==> flow/design.v <==
`timescale 1ns / 1ps
module BlockA(
	input a,
	input b,
	input c_in,
	output s,
	output g,
	output p
	);
assign s = a ^ b ^ c_in;
assign g = a & b;
assign p = a | b;
endmodule
module BlockB(
	input c_in,
	input G_ij,
	input G_jk,
	input P_ij,
	input P_jk,
	output c_pass,
	output c_out,
	output G_out,
	output P_out
	);
assign G_out = G_jk | (P_jk & G_ij);
assign P_out = P_jk & P_ij;
assign c_pass = c_in;
assign c_out = G_ij | (P_ij & c_in);
endmodule
`timescale 1ns / 1ps
module EightBitAdder(
    input [7:0] a,
    input [7:0] b,
	 input carry_in,
    output [7:0] s,
    output carry_out
    );
		wire c [0:14];
		wire g [0:14];
		wire p [0:14];
		assign c[14] = carry_in;
		assign carry_out = g[14]|(p[14]&carry_in);
		generate
		genvar i;
			for(i = 0; i<8; i = i+1)
			begin: Block_Generator
				BlockA A(
					.a(a[i]),
					.b(b[i]),
					.s(s[i]),
					.g(g[i]),
					.p(p[i]),
					.c_in(c[i])
					);
				if	(i < 7)
					BlockB B(
						.c_in(c[i+8]),
						.c_pass(c[2*i]),
						.c_out(c[2*i+1]),
						.G_ij(g[2*i]),
						.G_jk(g[2*i+1]),
						.G_out(g[i+8]),
						.P_ij(p[2*i]),
						.P_jk(p[2*i+1]),
						.P_out(p[i+8])
						);
			end
		endgenerate
endmodule
`timescale 1ns / 1ps
module AddSubCLA129Bits(
		input [128:0] a,
		input [128:0] b,
		input add_sub,
		output [128:0] s,
		output carry_out
		);
		wire c [0:254];
		wire g [0:254];
		wire p [0:254];
		wire b_add_sub [128:0];
		wire [1:0] g_con, p_con;
		wire c_con;
		assign carry_out = (g_con[1]|(p_con[1]&add_sub))^add_sub;
		generate
		genvar i;
			for(i = 0; i<129; i = i+1)
			begin: Block_Generator
				if (i < 128)
					BlockA A(
						.a(a[i]),
						.b(b_add_sub[i]),
						.s(s[i]),
						.g(g[i]),
						.p(p[i]),
						.c_in(c[i])
						);
				if	(i < 127)
					BlockB B(
						.c_in(c[i+128]),
						.c_pass(c[2*i]),
						.c_out(c[2*i+1]),
						.G_ij(g[2*i]),
						.G_jk(g[2*i+1]),
						.G_out(g[i+128]),
						.P_ij(p[2*i]),
						.P_jk(p[2*i+1]),
						.P_out(p[i+128])
						);
				assign b_add_sub[i] = b[i]^add_sub;
			end
		endgenerate
		BlockA LastBit_A(
			.a(a[128]),
			.b(b_add_sub[128]),
			.s(s[128]),
			.g(g_con[0]),
			.p(p_con[0]),
			.c_in(c_con)
			);
		BlockB B_08(
			.c_in(add_sub),
			.c_pass(c[254]),
			.c_out(c_con),
			.G_ij(g[254]),
			.G_jk(g_con[0]),
			.G_out(g_con[1]),
			.P_ij(p[254]),
			.P_jk(p_con[0]),
			.P_out(p_con[1])
			);
endmodule
`timescale 1ns / 1ps
module SequentialNonrestoringDivider128Bit(
    input [127:0] dividend_q,
    input [127:0] divisor_m,
    input clk,
	 input reset_n,
    output [127:0] quotient,
	 output [127:0] remainder,
	 output done
    );
	parameter [2:0] 	START = 3'b000,
							SHIFT = 3'b001,
							ACCUM = 3'b010,
							FIX_REMAINDER = 3'b011,
							DONE = 3'b100;
	reg [2:0] state;
	reg [7:0] count;
	reg [127:0] q_shift;
	reg [129:0] a_shift;
	reg add_sub_control;
	wire [129:0] add_sub_out;
	wire [7:0] count_plusone;
	EightBitAdder count_inc (
		.a(count),
		.b(8'b0),
		.carry_in(1'b1),
		.s(count_plusone),
		.carry_out()
		);
	wire add_sub_carry;
	AddSubCLA129Bits add_sub (
		.a(a_shift[128:0]), 
		.b({1'b0, divisor_m}), 
		.add_sub(add_sub_control), 
		.s(add_sub_out[128:0]), 
		.carry_out(add_sub_carry)
		);
	assign add_sub_out[129] = a_shift[129] ^ add_sub_carry;
	always @(posedge clk or negedge reset_n)
	begin
		if (!reset_n) 
			state <= START;
		else
		begin
			case (state)
				START: 			begin
									q_shift <= dividend_q;
									a_shift <= 130'h0;
									add_sub_control <= 1;
									count <= 8'h00;
									state <= SHIFT;
									end
				SHIFT: 			begin
									count <= count + 1;
									{a_shift, q_shift} <= {a_shift[128:0], q_shift, 1'b0};
									state <= ACCUM;
									end
				ACCUM:			begin
									a_shift <= add_sub_out[129:0];
									if (add_sub_out[129])
										begin
										add_sub_control <= 0;
										q_shift[0] <= 0;
										end
									else
										begin
										add_sub_control <= 1;
										q_shift[0] <= 1;
										end
									state <= (count == 8'b10000000)? FIX_REMAINDER : SHIFT;
									end
				FIX_REMAINDER:	begin
									if (a_shift[129])
										begin
										add_sub_control <= 0;
										a_shift <= add_sub_out[129:0];
										state <= FIX_REMAINDER;
										end
									else
										begin
										state <= DONE;
										end
									end
				DONE:				begin
									state <= DONE;
									end
			endcase
		end
	end
	assign done = state[2];
	assign quotient = q_shift;
	assign remainder = a_shift[127:0];
endmodule
# ---- Reports on SequentialNonrestoringDivider128Bit
# The steps from the RTL of SequentialNonrestoringDivider128Bit to its reports follow in flow order.
# Lines are those of the file above, counted from 1.
# Operators: Yosys type, input widths -> output width; for muxes data width and select width s.
# Cell names lack the library's common part.
# The mark - stands for no value.
dict set report design {
  design {SequentialNonrestoringDivider128Bit}
  clock_port {clk}
  cell_library {sky130hd}
  corner {tt_025C_1v80}
}

# ---- Word level
# Source: Yosys, flattened and elaborated. Widths are those after wreduce. Registers that Yosys merges into a memory's read port (data or address) are not register bits. Print and check cells do not count. Equal cells are merged and count once.
dict set report classes {
  n_addsub 1
  equal 6
  muxes 11
  logic 1288
  reduce_logical 11
}
# operator count
set ops {}
lappend ops {{$pmux 130 s4} 1}
lappend ops {{$and 1x1->1} 514}
lappend ops {{$xor 1x1->1} 388}
lappend ops {{$or 1x1->1} 386}
lappend ops {{$pmux 127 s2} 1}
lappend ops {{$mux 130} 1}
lappend ops {{$pmux 8 s2} 1}
lappend ops {{$pmux 3 s5} 1}
lappend ops {{$add 8x1->8 const B} 1}
lappend ops {{$eq 8x8->1 const B} 1}
lappend ops {{$reduce_and 2->1} 3}
lappend ops {{$eq 3x2->1 const B} 2}
lappend ops {{$reduce_and 3->1} 2}
lappend ops {{$reduce_bool 3->1} 2}
lappend ops {{$pmux 1 s3} 2}
lappend ops {{$reduce_bool 5->1} 1}
lappend ops {{$reduce_bool 4->1} 1}
lappend ops {{$eq 3x1->1 const B} 1}
lappend ops {{$eq 3x3->1 const B} 1}
lappend ops {{$logic_not 3->1} 1}
lappend ops {{$mux 3} 1}
lappend ops {{$ne 2x2->1 const B} 1}
lappend ops {{$reduce_bool 2->1} 1}
lappend ops {{$mux 2} 1}
lappend ops {{$mux 1} 2}
dict set report word_totals {
  register_bits 270
  elab_cells 1324
}

# ---- Logic depth
# Longest topological path by Yosys (ltp), each cell counted once; first at word level (registers and memories cut), then after technology mapping (sequential cells cut; the memories' decode and read muxes count).
dict set report logic_depth {
  word_depth 30
  ABC_AREA 1
  depth_mapped 30
  mapped_depth_nobuf 28
}

# ---- Netlist
# Yosys stat after the flow's synthesis: flattened, memories mapped to cells. It holds for the ABC_AREA given above (unset counts as 0); a run with the other value may have another netlist.
# Totals and module areas in this step are rounded.
# cell count area_total_um2
set types {}
lappend types {edfxtp_1 267 8017.69}
lappend types {ha_1 261 3.27E+03}
lappend types {nand2_1 535 2.01E+03}
lappend types {inv_1 393 1.48E+03}
lappend types {xnor2_1 153 1.34E+03}
lappend types {fa_1 63 1261.21}
lappend types {buf_4 128 960.922}
lappend types {o22ai_1 93 581.808}
lappend types {xor2_1 43 376.611}
lappend types {a21oi_1 50 250.24}
lappend types {nor2_1 61 228.97}
lappend types {nand3_1 45 225.216}
lappend types {o21ai_0 42 210.202}
lappend types {clkbuf_1 50 187.68}
lappend types {a21o_1 16 120.115}
lappend types {nor2_2 19 118.864}
lappend types {o21bai_1 14 105.101}
lappend types {a31oi_1 15 93.84}
# Not listed: further types 27, cells in them 98.
dict set report mapped {
  mapped_cells 2346
  synth_area_um2 21600
  seqArea_um2 8090
  ffs 270
  buffers 199
}

# ---- Worst setup path after synthesis
# Source: OpenSTA report_checks on the synthesized netlist (no wires, ideal clock, input and output delay 20% of the period each), path of least setup slack; recovery checks are left aside. Register names are those of the netlist, which keeps one name where synthesis merged equal registers.
dict set report synth_path {
  path_kind {input-to-reg}
  startpoint {input reset_n}
  endpoint {register a_shift[0]}
  tclk_ps 5500
  in_delay_ps 1100
  setup_time_ps 660
  launch_ps 1100
  arrival_ps 7439
  t_required_ps 4840
  setup_slack_ps -2599
  path_delay_ps 6999
  path_stages 2
  path_buffers 0
  synth_period_reached_ps 8099
}
# "path_delay_ps" is the arrival time less input delay plus setup time.
# "path_stages": output pins that drive a net of the path, with the launching flip-flop's if there is one; two outputs of one cell count as two.
# "synth_period_reached_ps" is the clock period less the worst setup slack; recovery checks do not enter. This is arithmetic on one report: input and output delays are still those of the set period (20% each).
# The rows between start and end are the longest chain of elaborated cells between them; the timing report does not say that the signal goes this way. Where chains are equally long, one stands for them.
# Each line given opens the expression or statement behind the cell; cells for indexed reads and writes are added by Yosys, which also makes memories of some case tables.
# A register here has more assigning lines than the two given.
dict set report synth_between {
  cell_sequence {nand2_1 -> a21oi_1}
  elab_chain_len 1
}
# element line
set synth_lines {}
lappend synth_lines {{start: declaration} 138} ;# input reset_n,
lappend synth_lines {{$reduce_and 3->1} -}
lappend synth_lines {{end: assignment} 191} ;# a_shift <= add_sub_out[129:0];
lappend synth_lines {{end: assignment} 208} ;# a_shift <= add_sub_out[129:0];
lappend synth_lines {{end: declaration} 151} ;# reg [129:0] a_shift;

# ---- Timing after layout
# Path of least setup slack in the final report of entry B (OpenROAD, finished layout, wires in). Where an end is a register, its clock arrival counts in the times.
# The path's times are printed in steps of 10 ps; the period is the one set.
dict set report layout_path {
  path_kind {input-to-reg}
  startpoint {input divisor_m[3]}
  endpoint {register a_shift[63]}
  tclk_ps 5500
  in_delay_ps 1100
  setup_time_ps 290
  launch_ps 1100
  arrival_ps 4740
  t_required_ps 5760
  setup_slack_ps 1030
  path_stages 18
  path_buffers 2
}
# The rows between start and end are the longest chain of elaborated cells between them; the timing report does not say that the signal goes this way. Where chains are equally long, one stands for them.
# A register here has more assigning lines than the two given.
dict set report layout_between {
  cell_sequence {clkdlybuf4s50_1 -> xor2_1 -> inv_1 -> ha_1 -> nor2_1 -> nand3_1 -> nor2_1 -> nand2_1 -> nor2_2 -> nor2_1 -> buf_4 -> o21bai_1 -> a21oi_1 -> o21bai_1 -> a21oi_1 -> fa_1 -> xor2_1 -> o22ai_1}
  elab_chain_len 25
}
# element line
set layout_lines {}
lappend layout_lines {{start: declaration} 136} ;# input [127:0] divisor_m,
lappend layout_lines {{$xor 1x1->1} 110} ;# assign b_add_sub[i] = b[i]^add_sub;
lappend layout_lines {{$or 1x1->1} 12} ;# assign p = a | b;
lappend layout_lines {{$and 1x1->1} 25} ;# assign G_out = G_jk | (P_jk & G_ij);
lappend layout_lines {{$or 1x1->1 (2 in a row)} 25}
lappend layout_lines {{$and 1x1->1} 25}
lappend layout_lines {{$or 1x1->1} 25}
lappend layout_lines {{$and 1x1->1} 25}
lappend layout_lines {{[10 not listed]} -}
lappend layout_lines {{$and 1x1->1} 28} ;# assign c_out = G_ij | (P_ij & c_in);
lappend layout_lines {{$or 1x1->1} 28}
lappend layout_lines {{$and 1x1->1} 28}
lappend layout_lines {{$or 1x1->1} 28}
lappend layout_lines {{$xor 1x1->1} 10} ;# assign s = a ^ b ^ c_in;
lappend layout_lines {{$mux 130} 205} ;# if (a_shift[129])
lappend layout_lines {{$pmux 130 s4} 177} ;# case (state)
lappend layout_lines {{end: assignment} 191} ;# a_shift <= add_sub_out[129:0];
lappend layout_lines {{end: assignment} 208} ;# a_shift <= add_sub_out[129:0];
lappend layout_lines {{end: declaration} 151} ;# reg [129:0] a_shift;

# Measured results for SequentialNonrestoringDivider128Bit: 5 stored runs of the Yosys and OpenROAD flow on sky130hd. The settings differ; the order carries no meaning. The constraints put input and output delay at 20% of the set period each and load the outputs with 0.01 pF.
# "timing.achieved_period_ps" means the clock period less the worst setup slack. The figure is calculated, with input and output delays left at 20% of the set period.
# "worst_setup_path_time_ps" means the part of the period allowed to the worst setup path (the constraints hold back 20% at inputs and 20% at outputs) less its slack; where the path has registers, the arrival times of their clocks count too.
# "totalPower_w" is the tool's figure for a default switching activity; nothing was simulated.
# "worst_setup_path_time_ps" is given in steps of 10 ps.
# Values from the reports are rounded here.
run="entry A" settings CELL_PAD_IN_SITES_DETAIL_PLACEMENT=0 CELL_PAD_IN_SITES_GLOBAL_PLACEMENT=3 CORE_MARGIN=9 CORE_UTILIZATION=40 CTS_CLUSTER_DIAMETER=37 CTS_CLUSTER_SIZE=53 GPL_TIMING_DRIVEN=0 HOLD_SLACK_MARGIN=0.07 MAX_ROUTING_LAYER="met4" MIN_ROUTING_LAYER="met2" SETUP_SLACK_MARGIN=0.77 TNS_END_PERCENT=70 period_ns=4.89 CAP_MARGIN=20 SLEW_MARGIN=20
run="entry A" outcome="did not finish, placement stopped with GPL-0301"
run="entry B" settings ABC_AREA=1 CELL_PAD_IN_SITES_DETAIL_PLACEMENT=1 CORE_MARGIN=7 CORE_UTILIZATION=23 MAX_ROUTING_LAYER="met4" SLEW_MARGIN=25 TNS_END_PERCENT=35 period_ns=5.5 CAP_MARGIN=20
run="entry B" results timing.achieved_period_ps=4473 totalPower_w=0.00617 finalCellArea_um2=28600 finalUtil_pct=30.7 worst_setup_slack_ps=1030 worst_setup_path_time_ps=3370 timing.worst_path_kind="input-to-reg" design_die_area_um2=103000 synth_area_um2=21600 holdWs_ps=533
run="entry C" settings ABC_AREA=1 CELL_PAD_IN_SITES_DETAIL_PLACEMENT=1 CORE_MARGIN=7 CORE_UTILIZATION=23 CTS_CLUSTER_SIZE=68 MAX_ROUTING_LAYER="met4" PLACE_DENSITY=0.64 SLEW_MARGIN=25 TNS_END_PERCENT=60 period_ns=5.5 CAP_MARGIN=20
run="entry C" results totalPower_w=0.00613 synth_area_um2=21600 finalUtil_pct=30.7 design_die_area_um2=103000 worst_setup_slack_ps=1100 worst_setup_path_time_ps=3300 timing.worst_path_kind="input-to-reg" holdWs_ps=546 timing.achieved_period_ps=4401 finalCellArea_um2=28600
run="entry D" settings CELL_PAD_IN_SITES_DETAIL_PLACEMENT=1 CORE_UTILIZATION=45 SLEW_MARGIN=25 period_ns=5.5 CAP_MARGIN=20 CORE_MARGIN=2
run="entry D" results finalCellArea_um2=27900 timing.achieved_period_ps=5176 holdWs_ps=536 worst_setup_slack_ps=324 worst_setup_path_time_ps=4080 timing.worst_path_kind="input-to-reg" finalUtil_pct=59.7 synth_area_um2=21400 totalPower_w=0.00521 design_die_area_um2=49200
run="entry E" settings CORE_UTILIZATION=40 period_ns=7.0 CAP_MARGIN=20 CORE_MARGIN=2 SLEW_MARGIN=20
run="entry E" results finalCellArea_um2=27500 finalUtil_pct=52.2 holdWs_ps=536 worst_setup_path_time_ps=4250 timing.worst_path_kind="input-to-reg" design_die_area_um2=55300 totalPower_w=0.00416 timing.achieved_period_ps=5649 worst_setup_slack_ps=1350 synth_area_um2=21400
